==> flow/design.v <==
module ALU(
    clk,
    rst_n,
    valid,
    ready,
    mode,
    in_A,
    in_B,
    out
);
    input         clk, rst_n;
    input         valid;
    input  [1:0]  mode;  
    output        ready;
    input  [31:0] in_A, in_B;
    output [63:0] out;
    parameter IDLE = 3'd0;
    parameter MUL  = 3'd1;
    parameter DIV  = 3'd2;
    parameter AND = 3'd3;
    parameter OR = 3'd4;
    parameter OUT  = 3'd5;
    reg  [ 2:0] state, state_nxt;
    reg  [ 4:0] counter, counter_nxt;
    reg  [63:0] shreg, shreg_nxt;
    reg  [31:0] alu_in, alu_in_nxt;
    reg  [32:0] alu_out;
    reg         ready;
    assign out = shreg;
    always @(*) begin
        if(state==OUT) ready = 1;
        else ready = 0;
    end
    always @(*) begin
        case(state)
            IDLE: begin
                if(!valid)                state_nxt = IDLE;
                else if(valid && mode==0) state_nxt = MUL;
                else if(valid && mode==1) state_nxt = DIV;
                else if(valid && mode==2) state_nxt = AND;
                else                      state_nxt = OR;
            end
            MUL : state_nxt = (counter==31) ? OUT : MUL;
            DIV : state_nxt = (counter==31) ? OUT : DIV;
            AND : state_nxt = OUT;
            OR  : state_nxt = OUT;
            OUT : state_nxt = IDLE;
            default : state_nxt = IDLE;
        endcase
    end
    always @(*) begin
        if(state==MUL && counter<31) begin
            counter_nxt = counter + 1;
        end
        else if(state==DIV && counter<31) begin
            counter_nxt = counter + 1;
        end
        else begin
            counter_nxt = 0;
        end
    end
    always @(*) begin
        case(state)
            IDLE: begin
                if (valid) begin
                    alu_in_nxt = in_B;
                end
                else begin
                    alu_in_nxt = 0;
                end
            end
            OUT : begin
                alu_in_nxt = 0;
            end
            default: begin
                alu_in_nxt = alu_in;
            end
        endcase
    end
    always @(*) begin
        case(state)
            IDLE: alu_out = 0;
            MUL : begin
                if(shreg[0]==1)
                    alu_out = alu_in + shreg[63:32];
                else
                    alu_out = shreg[63:32];
            end
            DIV : begin
                if(shreg[62:31]>=alu_in) begin
                    alu_out = shreg[62:31] - alu_in;
                end
                else begin 
                    alu_out = shreg[62:31];
                end
            end
            AND : alu_out = shreg[31:0] & alu_in;
            OR  : alu_out = shreg[31:0] | alu_in;
            OUT : alu_out = 0;
            default : alu_out = 0;
        endcase
    end
    always @(*) begin
        case(state)
            IDLE: begin
                if (valid) begin
                    shreg_nxt[31:0] = in_A;
                    shreg_nxt[63:32] = 32'b0;
                end
                else begin
                    shreg_nxt[31:0] = 0;
                    shreg_nxt[63:32] = 32'b0;
                end
            end
            MUL : begin
                shreg_nxt = {alu_out, shreg[31:1]};
            end
            DIV : begin
                shreg_nxt = {alu_out[31:0], shreg[30:0], (shreg[62:31]>=alu_in)};
            end
            AND : shreg_nxt = {31'b0, alu_out};
            OR  : shreg_nxt = {31'b0, alu_out};
            OUT :  
            shreg_nxt = shreg;
            default :  
            shreg_nxt = shreg;
        endcase
    end
    always @(posedge clk or negedge rst_n) begin
        if (!rst_n) begin
            state <= IDLE;
            counter <= 0;
            shreg <= 0;
            alu_in <= 0;
        end
        else begin
            state <= state_nxt;
            counter <= counter_nxt;
            shreg <= shreg_nxt;
            alu_in <= alu_in_nxt;
        end
    end
endmodule
# [Tool chain data of ALU]
# Tool output for the design above, in the order of the flow.
# Line numbers count from 1 in the design file above.
# Operators: Yosys type, input widths -> output width; for muxes data width and select width s.
# Cell names lack the library's common part.
# Not given: -
[setup] top_module="ALU" clk_port="clk" lib="sky130hd" corner="tt_025C_1v80"

# [Word level]
# Counts by Yosys on the flattened word-level netlist (proc, flatten, opt, wreduce; memories kept). Register bits leave out memories and registers merged into their read ports (data or address). Print and check cells are left out. Cells with the same type and inputs are merged into one.
[bits] wordCells=46 rom_bits=0 input_bits=69 clocked_rd_ports_x_width=0 ramBits=0 out_inout_bits=65 memories=0 reg_bits=104 latchBits=0
[classes] logic=2 mux=17 shift=0 n_reduce_logical=10 div=0 multipliers=0 compare=2 equal=8 n_addsub=3
[op_table] operator="$pmux 64 s4" count=1
[op_table] operator="$pmux 33 s3" count=1
[op_table] operator="$mux 33" count=2
[op_table] operator="$pmux 32 s2" count=1
[op_table] operator="$mux 32" count=2
[op_table] operator="$add 32x32->33" count=1
[op_table] operator="$sub 32x32->33" count=1
[op_table] operator="$ge 32x32->1" count=1
[op_table] operator="$and 32x32->32" count=1
[op_table] operator="$or 32x32->32" count=1
[op_table] operator="$mux 3" count=6
[op_table] operator="$pmux 3 s4" count=1
[op_table] operator="$mux 5" count=2
[op_table] operator="$eq 3x2->1 const B" count=2
[op_table] operator="$eq 3x3->1 const B" count=2
[op_table] operator="$logic_and 1x1->1" count=5
[op_table] operator="$add 5x1->5 const B" count=1
[op_table] operator="$lt 5x5->1 const B" count=1
[op_table] operator="$eq 5x5->1 const B" count=1
[op_table] operator="$reduce_bool 4->1" count=1
[op_table] operator="$eq 3x1->1 const B" count=1
[op_table] operator="$logic_not 3->1" count=1
[op_table] operator="$eq 2x1->1 const B" count=1
[op_table] operator="$eq 2x2->1 const B" count=1
[op_table] operator="$logic_not 2->1" count=1
[op_table] operator="$reduce_bool 2->1" count=1
[op_table] operator="$reduce_or 2->1" count=1
[op_table] operator="$mux 1" count=1

# [Longest topological paths]
# Yosys ltp: most cells in a row. Word level: on the elaborated netlist, between registers, memories and ports. Mapped: between sequential cells and ports; inverters and the memories' decode and read muxes count.
[logic_depth] depth_word=7 abc_area=0 depth_mapped=15 mapped_depth_nobuf=13

# [Synthesis result]
# Source: synth_stat.txt of the flow (Yosys; design flattened, memories mapped). It holds for the ABC_AREA given above (unset counts as 0); a run with the other value may have another netlist.
# Totals and module areas in this step are rounded.
[types] cell="dfrtp_1" count=106 area_total_um2=2.65E+03
[types] cell="ha_1" count=66 area_total_um2=825.792
[types] cell="o21ai_0" count=124 area_total_um2=620.595
[types] cell="a21oi_1" count=105 area_total_um2=525.504
[types] cell="nand2_1" count=122 area_total_um2=457.939
[types] cell="nand3_1" count=73 area_total_um2=365.35
[types] cell="nor2_1" count=95 area_total_um2=356.592
[types] cell="a22o_1" count=34 area_total_um2=297.786
[types] cell="a21o_1" count=35 area_total_um2=262.752
[types] cell="xnor2_1" count=30 area_total_um2=262.752
[types] cell="a222oi_1" count=25 area_total_um2=250.24
[types] cell="clkbuf_1" count=63 area_total_um2=236.477
[types] cell="inv_1" count=60 area_total_um2=225.216
[types] cell="a221o_1" count=18 area_total_um2=180.173
[types] cell="xor2_1" count=19 area_total_um2=166.41
[types] cell="mux2i_1" count=15 area_total_um2=150.144
[types] cell="a31oi_1" count=22 area_total_um2=137.632
[types] cell="a211oi_1" count=18 area_total_um2=135.13
# Not listed: further types 67, cells in them 237.
[synth_totals] area_um2=9951 stdcells=1267 sequential_area_um2=2679 buffers=75 ffs=107

# [Path before layout]
# OpenSTA on the mapped netlist: ideal clock, no wires. The path of least setup slack (recovery checks aside). Input and output delay are each 20% of the period. Register names are those of the netlist, which keeps one name where synthesis merged equal registers.
[synth_path] path_type="register -> register" startpoint="register shreg[50]" endpoint="register shreg[42]" launch_ps=0 period_ps=8000 path_stages=14 path_buffers=2 t_arrival_ps=3015 setup_time_ps=124 path_delay_ps=3139 path_slack_ps=4861 t_required_ps=7876 synth_period_reached_ps=3139
# "path_delay_ps" is the arrival time less input delay plus setup time.
# "path_stages" counts driving pins, that of a launching flip-flop among them; a cell with two outputs on the path counts twice.
# "synth_period_reached_ps" = period - worst setup slack (recovery checks aside). The figure is calculated, with input and output delays left at 20% of the set period.
# The rows between start and end are the longest chain of elaborated cells between them; the timing report does not say that the signal goes this way. Where chains are equally long, one stands for them.
# Each line given opens the expression or statement behind the cell; cells for indexed reads and writes are added by Yosys, which also makes memories of some case tables.
[synth_via] cell_sequence="dfrtp_1 ha_1 buf_2 and3_2 nand2_2 or4_4 o21ai_4 a31o_2 o21a_4 buf_6 mux2_1 a211o_1 o211ai_1 nand2_1" elab_chain_len=4 cells_between=4 classes_between="compare (1); mux (3)"
[synth_lines] element="start, declared" line=25 text="reg  [63:0] shreg, shreg_nxt;"
[synth_lines] element="start, assigned" line=133 text="shreg <= 0;"
[synth_lines] element="start, assigned" line=139 text="shreg <= shreg_nxt;"
[synth_lines] element="$ge 32x32->1" line=90 text="if(shreg[62:31]>=alu_in) begin"
[synth_lines] element="$mux 33" line=90
[synth_lines] element="$pmux 33 s3" line=81 text="case(state)"
[synth_lines] element="$pmux 64 s4" line=104 text="case(state)"
[synth_lines] element="end, assigned" line=133
[synth_lines] element="end, assigned" line=139
[synth_lines] element="end, declared" line=25

# [Worst path after layout]
# From the final timing report of run 1: the path of least setup slack in the routed layout; clock arrival at registers is part of the times.
# The report prints the path's times to 10 ps; the period is as set.
[layout_path] path_type="register -> register" startpoint="register shreg[57]" endpoint="register shreg[47]" period_ps=4880 launch_ps=370 t_arrival_ps=4200 setup_time_ps=110 path_slack_ps=930 path_stages=13 path_buffers=1 t_required_ps=5130
# The rows between start and end are the longest chain of elaborated cells between them; the timing report does not say that the signal goes this way. Where chains are equally long, one stands for them.
[layout_via] cell_sequence="dfrtp_1 ha_1 a21o_1 a21o_1 a221oi_2 o21ai_2 or2_4 o21ai_2 buf_4 nor2_1 a211oi_1 a2111oi_0 a221o_1" elab_chain_len=4 cells_between=4 classes_between="compare (1); mux (3)"
[layout_lines] element="start, declared" line=25 text="reg  [63:0] shreg, shreg_nxt;"
[layout_lines] element="start, assigned" line=133 text="shreg <= 0;"
[layout_lines] element="start, assigned" line=139 text="shreg <= shreg_nxt;"
[layout_lines] element="$ge 32x32->1" line=90 text="if(shreg[62:31]>=alu_in) begin"
[layout_lines] element="$mux 33" line=90
[layout_lines] element="$pmux 33 s3" line=81 text="case(state)"
[layout_lines] element="$pmux 64 s4" line=104 text="case(state)"
[layout_lines] element="end, assigned" line=133
[layout_lines] element="end, assigned" line=139
[layout_lines] element="end, declared" line=25

--- measured runs ---
Module ALU, platform sky130hd: 4 stored runs of the flow (Yosys, OpenROAD) with differing settings, in no particular order. Input and output delays are each 20% of the period that was set; the output load is 0.01 pF.
By "timing.achieved_period_ps" is meant the clock period of the run minus its worst setup slack. This is arithmetic on one report: input and output delays are still those of the set period (20% each).
"worstPathTime_ps" = time allowed to the worst setup path (clock period - input delay - output delay, where it has them) - its slack; a late launch clock adds to it, a late capture clock takes from it.
By "fin_power_mw" is meant OpenSTA's value without simulated activity: inputs other than the clock are taken to toggle once in ten clock periods, and the tool carries that through the logic.
"worstPathTime_ps" is given in steps of 10 ps.
Measured values are rounded.

[flow] run 1: files
==> flow/run.sh <==
#!/bin/bash
# the make line also repeats the synthesis and layout settings of config.mk as NAME=value (left out here)
make -C /OpenROAD-flow-scripts/flow DESIGN_CONFIG=/design/flow/config.mk WORK_HOME=/design/flow/orfs CLKGATE_MAP_FILE= finish
==> flow/config.mk <==
export PLATFORM = sky130hd
export DESIGN_NAME = ALU
export DESIGN_NICKNAME = ALU
export VERILOG_FILES = /design/flow/design.v
export SDC_FILE = /design/flow/constraint.sdc
export NUM_CORES = 4
export LEC_CHECK = 0
export CAP_MARGIN = 20
export CORE_MARGIN = 4
export CORE_UTILIZATION = 44
export CTS_CLUSTER_DIAMETER = 153
export CTS_CLUSTER_SIZE = 77
export GPL_ROUTABILITY_DRIVEN = 0
export HOLD_SLACK_MARGIN = 0.3
export MAX_ROUTING_LAYER = met5
export PLACE_DENSITY = 0.9
export SETUP_SLACK_MARGIN = 0.57
export SLEW_MARGIN = 20
export TNS_END_PERCENT = 90
==> flow/constraint.sdc <==
create_clock -name core_clock -period 4.88 [get_ports {clk}]
set_input_delay 0.9760 -clock core_clock [delete_from_list [all_inputs] [get_ports {clk}]]
set_output_delay 0.9760 -clock core_clock [all_outputs]
set_load 0.01 [all_outputs]

[flow] run 1: metrics
[metrics] synthArea_um2 = 9951
[metrics] hold_worst_slack_ps = 462
[metrics] design_die_area_um2 = 25090
[metrics] worstPathTime_ps = 3950
[metrics] critical_path_type = register -> register
[metrics] final_stdcell_area_um2 = 11770
[metrics] worst_setup_slack_ps = 929
[metrics] fin_power_mw = 9.041
[metrics] timing.achieved_period_ps = 3951

[flow] run 2: files
==> flow/run.sh <==
#!/bin/bash
# the make line also repeats the synthesis and layout settings of config.mk as NAME=value (left out here)
make -C /OpenROAD-flow-scripts/flow DESIGN_CONFIG=/design/flow/config.mk WORK_HOME=/design/flow/orfs CLKGATE_MAP_FILE= finish
==> flow/config.mk <==
export PLATFORM = sky130hd
export DESIGN_NAME = ALU
export DESIGN_NICKNAME = ALU
export VERILOG_FILES = /design/flow/design.v
export SDC_FILE = /design/flow/constraint.sdc
export NUM_CORES = 4
export LEC_CHECK = 0
export CAP_MARGIN = 30
export CELL_PAD_IN_SITES_DETAIL_PLACEMENT = 2
export CORE_MARGIN = 2
export CORE_UTILIZATION = 53
export CTS_CLUSTER_DIAMETER = 49
export PLACE_DENSITY = 0.89
export SLEW_MARGIN = 5
==> flow/constraint.sdc <==
create_clock -name core_clock -period 4.48 [get_ports {clk}]
set_input_delay 0.8960 -clock core_clock [delete_from_list [all_inputs] [get_ports {clk}]]
set_output_delay 0.8960 -clock core_clock [all_outputs]
set_load 0.01 [all_outputs]

[flow] run 2: no final report: placement broke off with DPL-0033

[flow] run 3: files
==> flow/run.sh <==
#!/bin/bash
# the make line also repeats the synthesis and layout settings of config.mk as NAME=value (left out here)
make -C /OpenROAD-flow-scripts/flow DESIGN_CONFIG=/design/flow/config.mk WORK_HOME=/design/flow/orfs CLKGATE_MAP_FILE= finish
==> flow/config.mk <==
export PLATFORM = sky130hd
export DESIGN_NAME = ALU
export DESIGN_NICKNAME = ALU
export VERILOG_FILES = /design/flow/design.v
export SDC_FILE = /design/flow/constraint.sdc
export NUM_CORES = 4
export LEC_CHECK = 0
export CAP_MARGIN = 0
export CELL_PAD_IN_SITES_DETAIL_PLACEMENT = 1
export CELL_PAD_IN_SITES_GLOBAL_PLACEMENT = 1
export CORE_MARGIN = 2
export CORE_UTILIZATION = 20
export CTS_CLUSTER_DIAMETER = 303
export PLACE_DENSITY = 0.81
export SLEW_MARGIN = 20
==> flow/constraint.sdc <==
create_clock -name core_clock -period 8.0 [get_ports {clk}]
set_input_delay 1.6000 -clock core_clock [delete_from_list [all_inputs] [get_ports {clk}]]
set_output_delay 1.6000 -clock core_clock [all_outputs]
set_load 0.01 [all_outputs]

[flow] run 3: metrics
[metrics] synthArea_um2 = 9951
[metrics] hold_worst_slack_ps = 456
[metrics] design_die_area_um2 = 51550
[metrics] worstPathTime_ps = 4010
[metrics] critical_path_type = register -> register
[metrics] final_stdcell_area_um2 = 12250
[metrics] worst_setup_slack_ps = 3986
[metrics] fin_power_mw = 5.652
[metrics] timing.achieved_period_ps = 4014

[flow] run 4: files
==> flow/run.sh <==
#!/bin/bash
# the make line also repeats the synthesis and layout settings of config.mk as NAME=value (left out here)
make -C /OpenROAD-flow-scripts/flow DESIGN_CONFIG=/design/flow/config.mk WORK_HOME=/design/flow/orfs CLKGATE_MAP_FILE= finish
==> flow/config.mk <==
export PLATFORM = sky130hd
export DESIGN_NAME = ALU
export DESIGN_NICKNAME = ALU
export VERILOG_FILES = /design/flow/design.v
export SDC_FILE = /design/flow/constraint.sdc
export NUM_CORES = 4
export LEC_CHECK = 0
export CAP_MARGIN = 0
export CELL_PAD_IN_SITES_DETAIL_PLACEMENT = 2
export CELL_PAD_IN_SITES_GLOBAL_PLACEMENT = 1
export CORE_MARGIN = 10
export CORE_UTILIZATION = 52
export CTS_CLUSTER_SIZE = 62
export MIN_ROUTING_LAYER = met2
export PLACE_DENSITY_LB_ADDON = 0.01
export SETUP_SLACK_MARGIN = 0.61
export SLEW_MARGIN = 20
==> flow/constraint.sdc <==
create_clock -name core_clock -period 2.36 [get_ports {clk}]
set_input_delay 0.4720 -clock core_clock [delete_from_list [all_inputs] [get_ports {clk}]]
set_output_delay 0.4720 -clock core_clock [all_outputs]
set_load 0.01 [all_outputs]

[flow] run 4: no final report: placement broke off with DPL-0033
--- end ---
